==> flow/design.v <==
module top(clk, rst, start,i, socin1
  ,socin2
  ,socin3
  ,socin4,
  socout1
  ,socout2
  ,socout3
  ,socout4
  ,outReady);
  input i;
  input start;
  input clk;
  input rst;
  input socin1;
  input socin2;
  input socin3;
  input socin4;
  output socout1;
  output socout2;
  output socout3;
  output socout4;
  output outReady;
wire loadOut1
  ,loadOut2
  ,loadOut3
  ,loadOut4
  ,shft
  ,clrCount1
  ,loadDivide1
  ,loadDivide2
  ,loadMultiply
  ,divideDone1
  ,divideDone2
  ,multiplyDone
  ,ngtv
  ,loaded
  ,outDone;
  wire [1:0] sel2;
  CONTROLPATH z0 (
   loadOut1
  ,loadOut2
  ,loadOut3
  ,loadOut4
  ,shft
  ,clrCount1
  ,sel2
  ,loadDivide1
  ,loadDivide2
  ,loadMultiply
  ,divideDone1
  ,divideDone2
  ,multiplyDone
  ,ngtv
  ,loaded
  ,start
  ,clk
  ,rst
  ,outDone
);
 DATAPATH z1 (
   i
  ,clk
  ,rst
  ,socin1
  ,socin2
  ,socin3
  ,socin4
  ,shft
  ,loadOut1
  ,loadOut2
  ,loadOut3
  ,loadOut4
  ,clrCount1
  ,sel2
  ,loadDivide1
  ,loadDivide2
  ,loadMultiply
  ,socout1
  ,socout2
  ,socout3
  ,socout4
  ,divideDone1
  ,divideDone2
  ,multiplyDone
  ,outDone
  ,outReady
  ,loaded
  ,ngtv
);
endmodule
module CONTROLPATH(
   loadOut1
  ,loadOut2
  ,loadOut3
  ,loadOut4
  ,shft
  ,clrCount1
  ,sel2
  ,loadDivide1
  ,loadDivide2
  ,loadMultiply
  ,divideDone1
  ,divideDone2
  ,multiplyDone
  ,ngtv
  ,loaded
  ,start
  ,clk
  ,rst
  ,outDone
);
  input clk;
  input rst;
  input divideDone1;
  input divideDone2;
  input loaded;
  input multiplyDone;
  input ngtv;
  input start;
  input outDone;
  output reg loadOut1;
  output reg loadOut2;
  output reg loadOut3;
  output reg loadOut4;
  output reg clrCount1;
  output reg [1:0] sel2;
  output reg shft;
  output reg loadDivide1;
  output reg loadDivide2;
  output reg loadMultiply;
  reg [4:0] state;
  parameter S0=5'b00000,S1=5'b00001,S2=5'b00010,S3=5'b00011,S4=5'b00100,S5=5'b00101,S6=5'b00110,S7=5'b00111,S8=5'b01000,S9=5'b01001, S10=5'b01010,S11=5'b01011,S12=5'b01100,S13=5'b01101,S14=5'b01110,S15=5'b01111,S16=5'b10000,S17=5'b10001,S18=5'b10010,S19=5'b10011, S20=5'b10100,S21=5'b10101,S22=5'b10110,S23=5'b10111,S24=5'b11000,S25=5'b11001;
  always@(posedge clk)
    if(rst) state <= S0;
    else
    case(state)
      S0: if(start == 1) state <= S1;
      S1: state <= S2;  
      S2: if(loaded) begin if(!ngtv) state <= S3; else state <= S24; end  
      S3: state <= S4;  
      S4: if(divideDone2) state <= S5;  
      S5: state <= S6;  
      S6: if(multiplyDone) state <= S7;  
      S7: state <= S8;  
      S8: state <= S9;  
      S9: if(divideDone2) state <= S10;  
      S10: state <= S11;  
      S11: if(multiplyDone) state <= S12;  
      S12: state <= S13;  
      S13: state <= S14;  
      S14: if(divideDone2) state <= S15;  
      S15: state <= S16;  
      S16: if(multiplyDone) state <= S17;  
      S17: state <= S18;  
      S18: state <= S19;  
      S19: if(divideDone2) state <= S20;  
      S20: state <= S21;  
      S21: if(multiplyDone) state <= S22;  
      S22: state <= S23;  
      S23: if(outDone) state <= S0;
      S24: state <= S25;  
      S25: if(divideDone1) state <= S3;
  default: state <= S0;
    endcase
  always@(*)
    begin
      clrCount1    = (state==S1);
      loadDivide2  = (state==S3)|(state==S8)|(state==S13)|(state==S18);
      loadMultiply = (state==S5)|(state==S10)|(state==S15)|(state==S20);
      loadOut1     = (state==S7);
      loadOut2     = (state==S12);
      loadOut3     = (state==S17);
      loadOut4     = (state==S22);
      shft         = (state==S23);
      loadDivide1  = (state==S24);
      if(state>=S8 && state<=S12) sel2 = 2'd1;
      else if(state>=S13 && state<=S17) sel2 = 2'd2;
      else if(state>=S18 && state<=S23) sel2 = 2'd3;
      else sel2 = 2'd0;
    end
endmodule
module DATAPATH(
   i
  ,clk
  ,rst
  ,socin1
  ,socin2
  ,socin3
  ,socin4
  ,shft
  ,loadOut1
  ,loadOut2
  ,loadOut3
  ,loadOut4
  ,clrCount1
  ,sel2
  ,loadDivide1
  ,loadDivide2
  ,loadMultiply
  ,socout1
  ,socout2
  ,socout3
  ,socout4
  ,divideDone1
  ,divideDone2
  ,multiplyDone
  ,outDone
  ,outReady
  ,loaded
  ,ngtv
);
  input i;
  input clk;
  input rst;
  input socin1;
  input socin2;
  input socin3;
  input socin4;
  input loadOut1;
  input loadOut2;
  input loadOut3;
  input loadOut4;
  input shft;
  input clrCount1;
  input loadMultiply;
  input loadDivide1;
  input loadDivide2;
  input [1:0] sel2;
  output socout1;
  output ngtv;
  output loaded;
  output socout2;
  output socout3;
  output socout4;
  output divideDone1;
  output divideDone2;
  output outDone;
  output outReady;
  output multiplyDone;
  wire ld1;
  wire ld2;
  wire [12:0] current;
  wire [9:0] soc1;
  wire [9:0] soc2;
  wire [9:0] soc3;
  wire [9:0] soc4;
  wire [3:0] count;
  wire [10:0] soc_1;
  wire [10:0] soc_2;
  wire [10:0] soc_3;
  wire [10:0] soc_4;
  wire [43:0] mux_out;
  wire [12:0] sum_out;
  wire [25:0] multiplyOut;
  wire outDone1;
  wire outDone2;
  wire outDone3;
  wire outDone4;
  wire outReady1;
  wire outReady2;
  wire outReady3;
  wire outReady4;
  assign outReady = outReady1&outReady2&outReady3&outReady4;
  assign outDone  = outDone1&outDone2&outDone3&outDone4;
  assign loaded = !ld1;
  wire sel;
  assign sel = current[12];
  assign ngtv = current[12];
  wire [12:0] divideOut;
  wire [12:0] divideIn;
  wire divideDone11;
  wire divideDone12;
  wire divideDone13;
  wire divideDone14;
  wire s1;
  wire s2;
  wire s3;
  wire s4;
  wire [10:0] soc_11;
  wire [10:0] soc_22;
  wire [10:0] soc_33;
  wire [10:0] soc_44;
  assign s1 = |{1'b0,soc1};
  assign s2 = |{1'b0,soc2};
  assign s3 = |{1'b0,soc3};
  assign s4 = |{1'b0,soc4};
  assign divideDone1 = divideDone11&divideDone12&divideDone13&divideDone14;
  SIPO13     S1(current,i,clk,ld1);
  SIPO10     S2(soc1,socin1,clk,ld2);
  SIPO10     S3(soc2,socin2,clk,ld2);
  SIPO10     S4(soc3,socin3,clk,ld2);
  SIPO10     S5(soc4,socin4,clk,ld2);
  COUNTER1   A1(count,clk,clrCount1,rst);
  COMPARATOR C1(count,ld1,ld2);
  DIVIDER1    A2(soc_1,divideDone11,10'd1,soc1,loadDivide1,clk);
  DIVIDER1    A3(soc_2,divideDone12,10'd1,soc2,loadDivide1,clk);
  DIVIDER1    A4(soc_3,divideDone13,10'd1,soc3,loadDivide1,clk);
  DIVIDER1    A5(soc_4,divideDone14,10'd1,soc4,loadDivide1,clk);
  DIVIDER2    A6(divideIn,sum_out,divideOut,loadDivide2,clk,divideDone2);
  MUX1       M1({1'b0,soc1},{1'b0,soc2},{1'b0,soc3},{1'b0,soc4},soc_11,soc_22,soc_33,soc_44,mux_out,sel);
  MUX2       M2(mux_out[43:33],mux_out[32:22],mux_out[21:11],mux_out[10:0],divideIn[10:0],sel2);
  assign divideIn[12:11] = 2'b00;
  MUX3       M3(11'b0,soc_1,s1,soc_11);
  MUX3       M4(11'b0,soc_2,s2,soc_22);
  MUX3       M5(11'b0,soc_3,s3,soc_33);
  MUX3       M6(11'b0,soc_4,s4,soc_44);
  ADDER      W1(mux_out[43:33],mux_out[32:22],mux_out[21:11],mux_out[10:0],sum_out);
  BOOTH      B1(current,{1'b0,divideOut[12:1]},multiplyOut,loadMultiply,clk,multiplyDone);
  PISO       P1(multiplyOut[23:11],socout1,clk,rst,loadOut1,outDone1,outReady1,shft);
  PISO       P2(multiplyOut[23:11],socout2,clk,rst,loadOut2,outDone2,outReady2,shft);
  PISO       P3(multiplyOut[23:11],socout3,clk,rst,loadOut3,outDone3,outReady3,shft);
  PISO       P4(multiplyOut[23:11],socout4,clk,rst,loadOut4,outDone4,outReady4,shft);
endmodule
module SIPO13(d_out,d_in,clk,en);
  input d_in,clk,en;
  output [12:0] d_out;
  reg [12:0] out;
  assign d_out = out;
  always@(posedge clk)
    if(en)
    begin
      out[12] <= d_in;
      out[11:0] <= out[12:1];
    end
endmodule
module SIPO10(d_out,d_in,clk,en);  
  input d_in,clk,en;
  output [9:0] d_out;
  reg [9:0] out;
  assign d_out = out;
  always@(posedge clk)
    if(en)
    begin
      out[9] <= d_in;
      out[8:0] <= out[9:1];
    end
endmodule
module COUNTER1(d_out,clk,clr,rst);
  input clk,clr,rst;
  output reg [3:0] d_out;
  always@(posedge clk)
    begin
      if(rst)
        d_out <= 13;
      else if(clr)
        d_out <= 0;
      else if(d_out < 13)
        d_out <= d_out + 1;
    end
endmodule
module COMPARATOR(din,ld1,ld2);
  input [3:0] din;
  output ld1,ld2;
  assign ld1 = din<13;
  assign ld2 = din<10;
endmodule
module DIVIDER1(d_out,divideDone,numerator,denominator,load,clk);
  input [9:0] numerator,denominator;
  input load,clk;
  output divideDone;
  output [10:0] d_out;  
  reg [3:0] count;  
  reg [10:0] A;  
  reg [10:0] Q; 
  reg [9:0] M;  
  wire [10:0]AM;
  assign AM = A-M;
  assign d_out = Q;
  assign divideDone = (count==10);
  always@(posedge clk)
    begin
      if(load==1)
        begin
          count <= 0;
          A <= {1'b0,numerator};
          M <= denominator;
          Q <= 0;
        end
      else if(count < 11)
        begin
          count <= count +1 ;
          if(A<M)
            begin 
             Q <= Q << 1;
             A <= A << 1;
            end
          else
            begin
              Q <= {Q[9:0],1'b1};
              A <= {AM[9:0],1'b0};
            end
        end
    end
endmodule
module DIVIDER2(numerator,denominator,d_out,load,clk,divideDone);
  input [12:0] numerator,denominator;
  input load,clk;
  output [12:0] d_out;
  output divideDone;
  reg [12:0] Q;
  reg[13:0] A;
  reg [12:0] M;
  reg [3:0] count;
  wire [13:0] AM;
  assign AM = A-M;
  assign d_out = Q;
  assign divideDone = (count==13);
  always@(posedge clk)
    begin
      if(load)
        begin
          count <= 0;
          Q <= 0;
          M <= denominator;
          A <= {1'b0,numerator};
        end
      else if(count < 13)
        begin
          count <= count+1;
          if(A < M)
            begin
              Q <= Q << 1;
              A <= A << 1;
            end
          else 
            begin
              A <= {AM[12:0],1'b0};
              Q <= {Q[12:0],1'b1};
            end
         end
    end
endmodule
module ADDER(in1,in2,in3,in4,out);
  input [10:0] in1;
  input [10:0] in2;
  input [10:0] in3;
  input [10:0] in4;
  output reg [12:0] out;
  always@(*)
    out = {2'b00,in1}+{2'b00,in2}+{2'b00,in3}+{2'b00,in4};
endmodule
module MUX1(in1,in2,in3,in4,in5,in6,in7,in8,out,sel);
  input [10:0] in1;
  input [10:0] in2;
  input [10:0] in3;
  input [10:0] in4;
  input [10:0] in5;
  input [10:0] in6;
  input [10:0] in7;
  input [10:0] in8;
  input sel;
  output reg [43:0] out;
  always@(*)
    out = sel ? {in5,in6,in7,in8}:{in1,in2,in3,in4};
endmodule
module MUX2(in1,in2,in3,in4,out,sel);
  input [10:0] in1;
  input [10:0] in2;
  input [10:0] in3;
  input [10:0] in4;
  input [1:0] sel;
  output reg [10:0] out;
  always@(*)
    case(sel)
      2'b00: out[10:0] = in1[10:0];
      2'b01: out[10:0] = in2[10:0];
      2'b10: out[10:0] = in3[10:0];
      2'b11: out[10:0] = in4[10:0];
    endcase
endmodule
module MUX3(in1,in2,sel,out);
  input [10:0] in1;
  input [10:0] in2;
  input sel;
  output reg [10:0] out;
  always@(*)
    out = sel ? in2:in1;
endmodule
module BOOTH(in1,in2,out,load,clk,done);
  input [12:0] in1,in2;
  input clk,load;
  output [25:0] out;
  output done;
  reg [12:0] A;
  reg [12:0] Q;
  reg [12:0] M;
  wire [13:0] AM1;
  wire [13:0] AM2;
  assign AM1 = {A[12],A}+{M[12],M};
  assign AM2 = {A[12],A}-{M[12],M};
  assign out = {A,Q};
  reg [3:0] count;
  reg Q_1;
  assign done = (count==13);
  always@(posedge clk)
    begin
      if(load)
        begin
          count <= 0;
          A <= 0;
          M <= in1;
          Q <= in2;
          Q_1 <= 0;
        end
      else if(count < 13)
        begin
          count <= count + 1;
          if(in2 == 4096)
            begin
            A<= 0;
          	Q <= in1;
            end
          else if({Q[0],Q_1} == 2'b00 | {Q[0],Q_1} == 2'b11)
             begin
               A <= {A[12],A[12:1]};
               Q <= {A[0],Q[12:1]};
               Q_1 <= Q[0];
             end
          else if({Q[0],Q_1} == 2'b01)
            begin
              A <= AM1[13:1];
              Q <= {AM1[0],Q[12:1]};
              Q_1 <= Q[0];
            end
          else
            begin
              A <= AM2[13:1];
              Q <= {AM2[0],Q[12:1]};
              Q_1 <= Q[0];
            end
        end 
    end
endmodule
module PISO(d_in,d_out,clk,rst,load,done,ready,shft);
  input [12:0] d_in;
  input clk;
  input rst;
  input load;
  input shft;
  output d_out;
  output done;
  output ready;
  reg [12:0] out;
  reg [4:0] count;
  assign d_out = out[0];
  assign done = count==13;
  assign ready = !done;
  always@(posedge clk)
    begin
      if(rst)
        count <= 13;
      else if(load)
        begin
          out <= d_in;
          count <= 1;
        end
      else if(count < 13 & shft)
        begin
        count <= count+1;
          out <= out >>1;
        end
    end
endmodule
# == Tool chain data of top ==
# The steps from the RTL of top to its reports follow in flow order.
# Lines are those of the file above, counted from 1.
# Library cell names are shortened.
# Not given: -
# setup
top,top
clock_port,clk
cell_library,sky130hd
corner,tt_025C_1v80

# == Elaborated design ==
# Yosys after proc, flatten, opt, wreduce and memory -nomap, before mapping. Memory bits, and registers merged into a memory's read port (data or address), are not among the register bits. Print and check cells are not counted. Equal cells are merged and count once.
# word_totals
in_bits,8
wordCells,263
out_inout_bits,5
reg_bits,366
# classes
equal,52
mux,59
add_sub_neg,21
n_cmp,23
reduce_logical,32
bitwise,22
# op_table
operator,n
13-bit 2-to-1 mux,14
5-bit case mux with 26-bit select,1
11-bit 2-to-1 mux,9
5-bit 2-to-1 mux,13
5-bit by 4-bit == test with 1-bit output with constant B,12
5-bit == test with constant B,10
11-bit by 10-bit < comparator with 1-bit output,4
11-bit case mux with 4-bit select,1
44-bit 2-to-1 mux,1
10-bit subtractor,4
10-bit OR reduction,4
4-bit 2-to-1 mux,10
4-bit < comparator with constant B,8
4-bit by 1-bit adder with 4-bit output with constant B,7
13-bit by 11-bit adder with 13-bit output,2
4-bit == test with constant B,6
2-bit by 1-bit != test with 1-bit output with constant B,10
5-bit by 1-bit adder with 5-bit output with constant B,4
5-bit by 3-bit == test with 1-bit output with constant B,4
5-bit by 4-bit < comparator with 1-bit output with constant B,4
13-bit by 13-bit adder with 14-bit output,1
13-bit by 13-bit subtractor with 14-bit output,1
14-bit by 13-bit < comparator with 1-bit output,1
2-bit nonzero test,7
14-bit 2-to-1 mux,1
1-bit bitwise AND,13
13-bit subtractor,1
11-bit by 11-bit adder with 12-bit output,1
# Not listed: further kinds 21, cells in them 55.

# == Longest topological paths ==
# Yosys ltp: most cells in a row. Word level: on the elaborated netlist, between registers, memories and ports. Mapped: between sequential cells and ports; inverters and the memories' decode and read muxes count.
# depth
depth_word,8
ABC_AREA,1
ltp_mapped,25
depth_no_buf,25

# == Mapped cells and area ==
# The flow's flattened synthesis, as Yosys stat reports it; memories are mapped. The netlist is that of the ABC_AREA named above (0 if unset); the other value can give another one.
# synth_totals
mapped_area_um2,21097.7
cell_count,2613
seq_area_um2,9689.3
ffs,387
buf_cells,88
# types
cell_type,n,area_total_um2
edfxtp_1,194,5.83E+03
dfxtp_1,193,3.86E+03
nand2_1,608,2.28E+03
ha_1,126,1.58E+03
inv_1,343,1.29E+03
a21oi_1,191,955.917
nor2_1,238,893.357
o21ai_0,178,890.854
nand3_1,158,790.758
fa_1,20,400.384
xor2_1,30,262.752
nand4_1,41,256.496
clkbuf_1,58,217.709
o21bai_1,25,187.68
o22ai_1,28,175.168
xnor2_1,17,148.893
o211ai_1,14,105.101
buf_2,18,90.086
# Not listed: further types 32, cells in them 133.

# == Timing after synthesis ==
# Path of least setup slack by OpenSTA after synthesis, without wires, with an ideal clock, recovery checks aside; 20% of the period is set as input and as output delay. Where synthesis merged equal registers, the netlist keeps one of their names.
# synth_path
path_type,flip-flop to flip-flop
startpoint,register z1.S1.out[12]
endpoint,register z1.A6.M[9]
driving_pins,24
t_required_ns,4.740
setup_ns,0.260
arrival_ns,3.958
path_buffers,2
delay_ns,4.218
period_ns,5.0
launch_ns,0.000
slack_ns,0.781
period_less_setup_slack_ns,4.219
# "delay_ns" = arrival - input delay + setup time.
# "driving_pins" counts driving pins, that of a launching flip-flop among them; a cell with two outputs on the path counts twice.
# "period_less_setup_slack_ns" = period - worst setup slack (recovery checks aside). The figure is calculated, with input and output delays left at 20% of the set period.
# Between the ends stands the longest chain of elaborated cells between them, by number of cells; it is not shown to be the way that was timed. Of several equally long chains one is given.
# A line is the first line of the expression or statement that the cell stems from. Yosys adds cells for indexed reads and writes and turns some case tables into memories.
# synth_between
path_cell_list,edfxtp_1 buf_2 clkinv_1 buf_2 o31ai_1 ha_1 inv_1 fa_1 inv_1 nand3_1 nand2_1 nand2_1 nand2_1 a21oi_1 xor2_1 fa_1 inv_1 ha_1 nand2_1 nor2_1 nor4_1 nor2_1 nor2_1 xor2_1
elab_chain_len,4
cone_cells,4
cone_lines,2
classes_between,add/sub: 3; mux: 1
# synth_rtl
item,line,text
"start, declared",317,reg [12:0] out;
"start, assigned",322,out[12] <= d_in;
44-bit 2-to-1 mux,454,"out = sel ? {in5,in6,in7,in8}:{in1,in2,in3,in4};"
11-bit by 11-bit adder with 12-bit output,440,"out = {2'b00,in1}+{2'b00,in2}+{2'b00,in3}+{2'b00,in4};"
13-bit by 11-bit adder with 13-bit output (2 in a row),440,
"end, assigned",414,M <= denominator;
"end, declared",402,reg [12:0] M;

# == Timing after layout ==
# From the final timing report of job 1: the path of least setup slack in the routed layout; clock arrival at registers is part of the times.
# layout_path
path_type,flip-flop to flip-flop
startpoint,register z1.S3.out[0]
endpoint,register z1.A6.M[11]
driving_pins,26
launch_ns,0.57
path_buffers,1
setup_ns,0.26
t_required_ns,5.31
slack_ns,0.29
arrival_ns,5.02
period_ns,5.0
# Between the ends stands the longest chain of elaborated cells between them, by number of cells; it is not shown to be the way that was timed. Of several equally long chains one is given.
# layout_between
path_cell_list,edfxtp_1 nor2_1 nand4_1 nor2_2 clkbuf_8 o31ai_4 ha_2 inv_2 fa_2 inv_2 nand3_2 nand2_2 nand2_4 nand2_4 a21oi_4 nor2_2 nor2_2 xor2_2 fa_1 inv_2 ha_4 nand2_4 nor3_4 nand2_1 o2111ai_2 xor2_1
elab_chain_len,6
cone_cells,6
cone_lines,4
classes_between,add/sub: 3; mux: 2; reduce/logical: 1
# layout_rtl
item,line,text
"start, declared",329,reg [9:0] out;
"start, assigned",335,out[8:0] <= out[9:1];
10-bit OR reduction,284,"assign s2 = |{1'b0,soc2};"
11-bit 2-to-1 mux,477,out = sel ? in2:in1;
44-bit 2-to-1 mux,454,"out = sel ? {in5,in6,in7,in8}:{in1,in2,in3,in4};"
11-bit by 11-bit adder with 12-bit output,440,"out = {2'b00,in1}+{2'b00,in2}+{2'b00,in3}+{2'b00,in4};"
13-bit by 11-bit adder with 13-bit output (2 in a row),440,
"end, assigned",414,M <= denominator;
"end, declared",402,reg [12:0] M;

top through Yosys and OpenROAD on sky130hd: 2 stored runs, unordered, with their settings and measured results. The constraints put input and output delay at 20% of the set period each and load the outputs with 0.01 pF.
"period_reached_ns" means the clock period less the worst setup slack. The figure is calculated, with input and output delays left at 20% of the set period.
"critical_path_time_ns" is the time allowed to the run's worst setup path (the clock period less input and output delay, where it has them) less its slack. Clock arrival times count: a late capture clock shortens it, a late launch clock lengthens it.
"totalPower_uw" is the tool's figure for a default switching activity; nothing was simulated.

Job 1, flow files:
==> flow/run.sh <==
#!/bin/bash
# the make line also repeats the synthesis and layout settings of config.mk as NAME=value (left out here)
make -C /OpenROAD-flow-scripts/flow DESIGN_CONFIG=/design/flow/config.mk WORK_HOME=/design/flow/orfs CLKGATE_MAP_FILE= finish
==> flow/config.mk <==
export PLATFORM = sky130hd
export DESIGN_NAME = top
export DESIGN_NICKNAME = top
export VERILOG_FILES = /design/flow/design.v
export SDC_FILE = /design/flow/constraint.sdc
export NUM_CORES = 4
export LEC_CHECK = 0
export ABC_AREA = 1
export CAP_MARGIN = 30
export CELL_PAD_IN_SITES_DETAIL_PLACEMENT = 1
export CELL_PAD_IN_SITES_GLOBAL_PLACEMENT = 2
export CORE_ASPECT_RATIO = 0.73
export CORE_MARGIN = 10
export CORE_UTILIZATION = 48
export CTS_CLUSTER_DIAMETER = 167
export GPL_ROUTABILITY_DRIVEN = 0
export GPL_TIMING_DRIVEN = 0
export HOLD_SLACK_MARGIN = 0.02
export MIN_ROUTING_LAYER = met2
export SETUP_SLACK_MARGIN = 1.21
export SLEW_MARGIN = 20
==> flow/constraint.sdc <==
create_clock -name core_clock -period 5.0 [get_ports {clk}]
set_input_delay 1.0000 -clock core_clock [delete_from_list [all_inputs] [get_ports {clk}]]
set_output_delay 1.0000 -clock core_clock [all_outputs]
set_load 0.01 [all_outputs]

==> results of job 1, as CSV <==
result,value
period_reached_ns,4.706
totalPower_uw,19892
util_pct,56.5
total_negative_slack_ns,0.000
critical_path_time_ns,4.71
path_kind,"flip-flop to flip-flop"
final_stdcell_area_um2,24484.7
setup_ws_ns,0.294
fin_hold_ws_ns,0.431
final_die_area_um2,52843.8
yosys_chip_area_um2,21097.7

Job 2, flow files:
==> flow/run.sh <==
#!/bin/bash
# the make line also repeats the synthesis and layout settings of config.mk as NAME=value (left out here)
make -C /OpenROAD-flow-scripts/flow DESIGN_CONFIG=/design/flow/config.mk WORK_HOME=/design/flow/orfs CLKGATE_MAP_FILE= finish
==> flow/config.mk <==
export PLATFORM = sky130hd
export DESIGN_NAME = top
export DESIGN_NICKNAME = top
export VERILOG_FILES = /design/flow/design.v
export SDC_FILE = /design/flow/constraint.sdc
export NUM_CORES = 4
export LEC_CHECK = 0
export CAP_MARGIN = 20
export CORE_MARGIN = 2
export CORE_UTILIZATION = 40
export PLACE_DENSITY = 0.6
export SLEW_MARGIN = 20
==> flow/constraint.sdc <==
create_clock -name core_clock -period 3.0 [get_ports {clk}]
set_input_delay 0.6000 -clock core_clock [delete_from_list [all_inputs] [get_ports {clk}]]
set_output_delay 0.6000 -clock core_clock [all_outputs]
set_load 0.01 [all_outputs]

==> results of job 2, as CSV <==
result,value
total_negative_slack_ns,-10.694
final_stdcell_area_um2,24292.0
period_reached_ns,4.353
fin_hold_ws_ns,0.427
critical_path_time_ns,4.35
path_kind,"flip-flop to flip-flop"
yosys_chip_area_um2,20357.0
setup_ws_ns,-1.353
util_pct,48.4
totalPower_uw,31092
final_die_area_um2,52713.9
